==> flow/design.v <==
module buck_v1_0 #(
  parameter model_data_width = 25,
  parameter model_decimal_width = 16
)(
  input aclk, 
  input resetn, 
  input clock_enable,
  input pwm, 
  input signed [model_data_width-1:0] input_voltage,
  input signed [model_data_width-1:0] period_inductor,
  input signed [model_data_width-1:0] period_capacitor,
  input signed [model_data_width-1:0] inverse_resistor,
  output reg signed [model_data_width-1:0] inductor_current,
  output signed [model_data_width-1:0] capacitor_current,
  output signed [model_data_width-1:0] output_current,
  output reg signed [model_data_width-1:0] output_voltage  
);
  wire signed [model_data_width-1:0] voltage_diff;  
  wire signed [(model_data_width*2)-1:0] voltage_diff_intl_2width;  
  wire signed [model_data_width-1:0] voltage_diff_intl;  
  wire signed [(model_data_width*2)-1:0] capacitor_current_intc_2width;  
  wire signed [model_data_width-1:0] capacitor_current_intc;  
  wire signed [(model_data_width*2)-1:0] output_current_2width;  
  assign voltage_diff = pwm? input_voltage - output_voltage: -output_voltage;
  assign voltage_diff_intl_2width = voltage_diff * period_inductor;
  assign voltage_diff_intl = voltage_diff_intl_2width >>> model_decimal_width;
  always @(posedge aclk)
    if (!resetn)
      inductor_current <= 0;
    else 
      if (clock_enable)
        inductor_current <= inductor_current + voltage_diff_intl;
  assign capacitor_current = inductor_current - output_current;
  assign capacitor_current_intc_2width = capacitor_current * period_capacitor;
  assign capacitor_current_intc = capacitor_current_intc_2width >>> model_decimal_width;
  always @(posedge aclk)
    if (!resetn)
      output_voltage <= 0;
    else 
      if (clock_enable)
        output_voltage <= output_voltage + capacitor_current_intc;
  assign output_current_2width = output_voltage * inverse_resistor;
  assign output_current = output_current_2width >>> model_decimal_width;
endmodule
# From RTL to reports: buck_v1_0
# Each step is given for the RTL above and for the edited RTL.
# "before" refers to lines of the RTL above, "after" to lines of the edited file.
# "change": "after" minus "before" as printed here.
# Cell names lack the library's common part.
# The mark -- stands for no value.
# inputs
top_module	buck_v1_0
clock_port	aclk
library	sky130hd
pvt_corner	tt_025C_1v80

# The edit
# The edit as a unified diff against the file above.
# The edit is scripted: it alters the design's behaviour and was not made to optimise anything.
# begin of diff
@@ -1,4 +1,4 @@
 module buck_v1_0 #(
-  parameter model_data_width = 25,
+  parameter model_data_width = 19,
   parameter model_decimal_width = 16
 )(
# end of diff

# Word level
# Source: Yosys, flattened and elaborated, memories not mapped. Widths are those after wreduce; folded enables and synchronous resets count as part of the registers. Registers that Yosys merges into a memory's read port (data or address) are not register bits. Print and check cells do not count. Equal cells are merged and count once.
# classes
element	before	after	change
n_mux	1	1	0
mul	3	3	0
addsub	5	5	0
# op_table
op	before	after	change
25-bit by 25-bit multiplier with 41-bit output	3	0	-3
19-bit by 19-bit multiplier with 35-bit output	0	3	3
25-bit adder	2	0	-2
25-bit subtractor	2	0	-2
19-bit adder	0	2	2
19-bit subtractor	0	2	2
25-bit 2-to-1 mux	1	0	-1
25-bit negation	1	0	-1
19-bit 2-to-1 mux	0	1	1
19-bit negation	0	1	1
# word_totals
element	before	after	change
elab_cells	11	11	0
input_bits	104	80	-24
reg_bits	50	38	-12

# Longest topological paths
# Depth = most cells in a row (Yosys ltp): at word level without a register or memory, in the mapped netlist without a sequential cell, where the memories' decode and read muxes count.
# depth
element	before	after	change
depth_word	4	4	0
ABC_AREA	0	0	--
ltp_mapped	84	78	-6
ltp_nobuf	81	76	-5

# Netlist
# Source: synth_stat.txt of the flow (Yosys; design flattened, memories mapped). It holds for the ABC_AREA given above (unset counts as 0); a run with the other value may have another netlist.
# mapped
element	before	after	change
cells	7210	4596	-2614
n_buf	333	194	-139
synth_area_um2	64028.9	41411.0	-22617.9
ff_cells	50	38	-12
# by_type
cell_type	before	after	change
inv_1	1879	1071	-808
fa_1	1660	1039	-621
nand2_1	999	635	-364
and2_1	741	436	-305
clkbuf_1	322	180	-142
ha_1	482	371	-111
nor2_1	186	122	-64
xnor2_1	184	135	-49
o21a_1	42	21	-21
nor2b_1	61	45	-16
a21oi_1	117	102	-15
nand2b_1	45	32	-13
dfxtp_1	50	38	-12
mux2i_1	31	19	-12
nand3_1	29	19	-10
a21o_1	38	29	-9
and3_1	8	16	8
o22ai_1	7	0	-7
# Unchanged cell types not shown: 9.
# Not every row of either side is listed.

# Timing after synthesis
# OpenSTA on the mapped netlist: ideal clock, no wires. The path of least setup slack (recovery checks aside). Input and output delay are each 20% of the period. Register names are those of the netlist, which keeps one name where synthesis merged equal registers.
# synth_timing
element	before	after	change
path_type	input -> register	input -> register	--
from	in inverse_resistor[4]	in inverse_resistor[10]	--
to	reg output_voltage[24]	reg output_voltage[18]	--
path_buffers	2	3	1
path_stages	72	67	-5
tclk_ps	28000	28000	0
path_delay_ps	16514	16230	-284
t_first_pin_ps	5600	5600	0
setup_time_ps	71	71	0
t_required_ps	27929	27929	0
arrival_time_ps	22043	21759	-284
setup_slack_ps	5886	6170	284
input_delay_ps	5600	5600	0
synth_period_reached_ps	22114	21830	-284
# "path_delay_ps" is the arrival time less input delay plus setup time.
# "path_stages": output pins that drive a net of the path, with the launching flip-flop's if there is one; two outputs of one cell count as two.
# "synth_period_reached_ps" = period - worst setup slack (recovery checks aside). The figure is calculated, with input and output delays left at 20% of the set period.
# The rows between start and end are the longest chain of elaborated cells between them; the timing report does not say that the signal goes this way. Where chains are equally long, one stands for them.
# A line is the first line of the expression or statement that the cell stems from. Yosys adds cells for indexed reads and writes and turns some case tables into memories.
# synth_via_before
path_cell_list	clkbuf_1 > nand2_1 > fa_1 > fa_1 > fa_1 > inv_1 > ha_1 > fa_1 > fa_1 > inv_1 > fa_1 > inv_1 > ha_1 > a21oi_1 > a2bb2oi_1 > o211ai_1 > a221oi_1 > a21oi_1 > [... 36 more ...] > xnor2_1 > ha_1 > or3_1 > a311o_1 > a31oi_1 > nor2b_1 > nor3_1 > o21ai_1 > a31oi_1 > nor2b_1 > o21a_1 > nor2_1 > nor2b_1 > o21ai_0 > nand2b_1 > and3_1 > or4_1 > a21oi_1
elab_chain_len	4
cells_between	4
classes_between	add/sub: 2; mul: 2
# synth_rtl_before
element	line	rtl
start: declaration	12	input signed [model_data_width-1:0] inverse_resistor,
25-bit by 25-bit multiplier with 41-bit output	42	assign output_current_2width = output_voltage * inverse_resistor;
25-bit subtractor	33	assign capacitor_current = inductor_current - output_current;
25-bit by 25-bit multiplier with 41-bit output	34	assign capacitor_current_intc_2width = capacitor_current * period_capacitor;
25-bit adder	41	output_voltage <= output_voltage + capacitor_current_intc;
end: assignment	38	output_voltage <= 0;
end: assignment	41
end: declaration	16	output reg signed [model_data_width-1:0] output_voltage
# Nets of the timed path that keep an RTL name, with a line that drives or declares them; the list need not be complete.
# synth_named_nets_before
net	line
capacitor_current[15]	33
# synth_via_after
path_cell_list	clkbuf_1 > buf_1 > nand2_1 > fa_1 > inv_1 > fa_1 > fa_1 > fa_1 > fa_1 > fa_1 > fa_1 > ha_1 > o21a_1 > a21oi_1 > and3_1 > o21ai_0 > a21o_1 > xor2_1 > [... 31 more ...] > fa_1 > a21o_1 > a21oi_1 > o21bai_1 > a21oi_1 > o21ai_0 > a21o_1 > a21oi_1 > o21ai_0 > a21o_1 > a21oi_1 > o2111ai_1 > a21oi_1 > xnor2_1 > xor2_1 > xor3_1 > or3_1 > a21oi_1
elab_chain_len	4
cells_between	4
classes_between	add/sub: 2; mul: 2
# synth_rtl_after
element	line	rtl
start: declaration	12	input signed [model_data_width-1:0] inverse_resistor,
19-bit by 19-bit multiplier with 35-bit output	42	assign output_current_2width = output_voltage * inverse_resistor;
19-bit subtractor	33	assign capacitor_current = inductor_current - output_current;
19-bit by 19-bit multiplier with 35-bit output	34	assign capacitor_current_intc_2width = capacitor_current * period_capacitor;
19-bit adder	41	output_voltage <= output_voltage + capacitor_current_intc;
end: assignment	38	output_voltage <= 0;
end: assignment	41
end: declaration	16	output reg signed [model_data_width-1:0] output_voltage
# synth_named_nets_after
net	line
output_current[4]	42

# Worst path after layout
# Path of least setup slack in the final report of the runs of set A (OpenROAD, finished layout, wires in). Where an end is a register, its clock arrival counts in the times.
# The report prints the path's times to 10 ps; the period is as set.
# layout_timing
element	before	after	change
path_type	input -> register	input -> register	--
from	in inverse_resistor[1]	in inverse_resistor[11]	--
to	reg output_voltage[24]	reg output_voltage[18]	--
t_required_ps	28240	28230	-10
arrival_time_ps	25250	24240	-1010
setup_slack_ps	2990	3990	1000
path_buffers	1	2	1
tclk_ps	28000	28000	0
path_stages	71	68	-3
input_delay_ps	5600	5600	0
t_first_pin_ps	5600	5600	0
setup_time_ps	70	70	0
# The rows between start and end are the longest chain of elaborated cells between them; the timing report does not say that the signal goes this way. Where chains are equally long, one stands for them.
# layout_via_before
path_cell_list	clkdlybuf4s50_1 > and2_1 > fa_1 > inv_1 > fa_1 > fa_1 > inv_1 > ha_1 > fa_1 > fa_1 > inv_1 > fa_1 > inv_1 > ha_1 > a21oi_1 > a2bb2oi_1 > o211ai_1 > a221oi_1 > [... 35 more ...] > xnor2_1 > ha_1 > or3_1 > a311o_1 > a31oi_1 > nor2b_1 > nor3_1 > o21ai_1 > a31oi_1 > nor2b_1 > o21a_1 > nor2_1 > nor2b_1 > o21ai_0 > nand2b_1 > and3_1 > or4_1 > a21oi_1
elab_chain_len	4
cells_between	4
classes_between	add/sub: 2; mul: 2
# layout_rtl_before
element	line	rtl
start: declaration	12	input signed [model_data_width-1:0] inverse_resistor,
25-bit by 25-bit multiplier with 41-bit output	42	assign output_current_2width = output_voltage * inverse_resistor;
25-bit subtractor	33	assign capacitor_current = inductor_current - output_current;
25-bit by 25-bit multiplier with 41-bit output	34	assign capacitor_current_intc_2width = capacitor_current * period_capacitor;
25-bit adder	41	output_voltage <= output_voltage + capacitor_current_intc;
end: assignment	38	output_voltage <= 0;
end: assignment	41
end: declaration	16	output reg signed [model_data_width-1:0] output_voltage
# layout_via_after
path_cell_list	clkdlybuf4s50_1 > nand2_1 > fa_1 > inv_1 > fa_1 > inv_1 > fa_1 > inv_1 > fa_1 > fa_1 > fa_1 > fa_1 > ha_1 > o21a_1 > a21oi_1 > and3_1 > o21ai_0 > a21o_1 > [... 32 more ...] > fa_1 > a21o_1 > a21oi_1 > o21bai_1 > a21oi_1 > o21ai_0 > a21o_1 > a21oi_1 > o21ai_0 > a21o_1 > a21oi_1 > o2111ai_1 > a21oi_1 > xnor2_1 > xor2_1 > xor3_1 > or3_1 > a21oi_1
elab_chain_len	4
cells_between	4
classes_between	add/sub: 2; mul: 2
# layout_rtl_after
element	line	rtl
start: declaration	12	input signed [model_data_width-1:0] inverse_resistor,
19-bit by 19-bit multiplier with 35-bit output	42	assign output_current_2width = output_voltage * inverse_resistor;
19-bit subtractor	33	assign capacitor_current = inductor_current - output_current;
19-bit by 19-bit multiplier with 35-bit output	34	assign capacitor_current_intc_2width = capacitor_current * period_capacitor;
19-bit adder	41	output_voltage <= output_voltage + capacitor_current_intc;
end: assignment	38	output_voltage <= 0;
end: assignment	41
end: declaration	16	output reg signed [model_data_width-1:0] output_voltage

# Measured runs
# Runs of the flow (Yosys, OpenROAD) on both versions; the two runs of a pair have the same settings. The constraints put input and output delay at 20% of the set period each and load the outputs with 0.01 pF.
# flow_settings_set_A
CORE_UTILIZATION	40
period_ns	28.0
CAP_MARGIN	20
CORE_MARGIN	2
SLEW_MARGIN	20
# results_set_A
element	before	after	change
achievedPeriod_ps	25011	24010	-1001
fin_util_pct	43.3	43.3	0.0
dieArea_um2	163289.0	106116.0	-57173.0
total_negative_slack_ps	0	0	0
synth_area_um2	64028.9	41411.0	-22617.9
setup_ws_ps	2989	3990	1001
# flow_settings_set_B
ABC_AREA	1
CELL_PAD_IN_SITES_GLOBAL_PLACEMENT	1
CORE_UTILIZATION	34
CTS_CLUSTER_DIAMETER	41
CTS_CLUSTER_SIZE	34
GPL_ROUTABILITY_DRIVEN	1
PLACE_DENSITY_LB_ADDON	0.22
SETUP_SLACK_MARGIN	-2.0
TNS_END_PERCENT	90
period_ns	26.9
CAP_MARGIN	20
CORE_MARGIN	2
SLEW_MARGIN	20
# results_set_B
element	before	after	change
achievedPeriod_ps	24692	23119	-1573
fin_util_pct	36.8	37.1	0.3
dieArea_um2	199635.0	129910.0	-69725.0
total_negative_slack_ps	0	0	0
synth_area_um2	66666.4	43193.9	-23472.5
setup_ws_ps	2208	3781	1573
# By "achievedPeriod_ps" is meant the clock period of the run minus its worst setup slack. This is arithmetic on one report: input and output delays are still those of the set period (20% each).
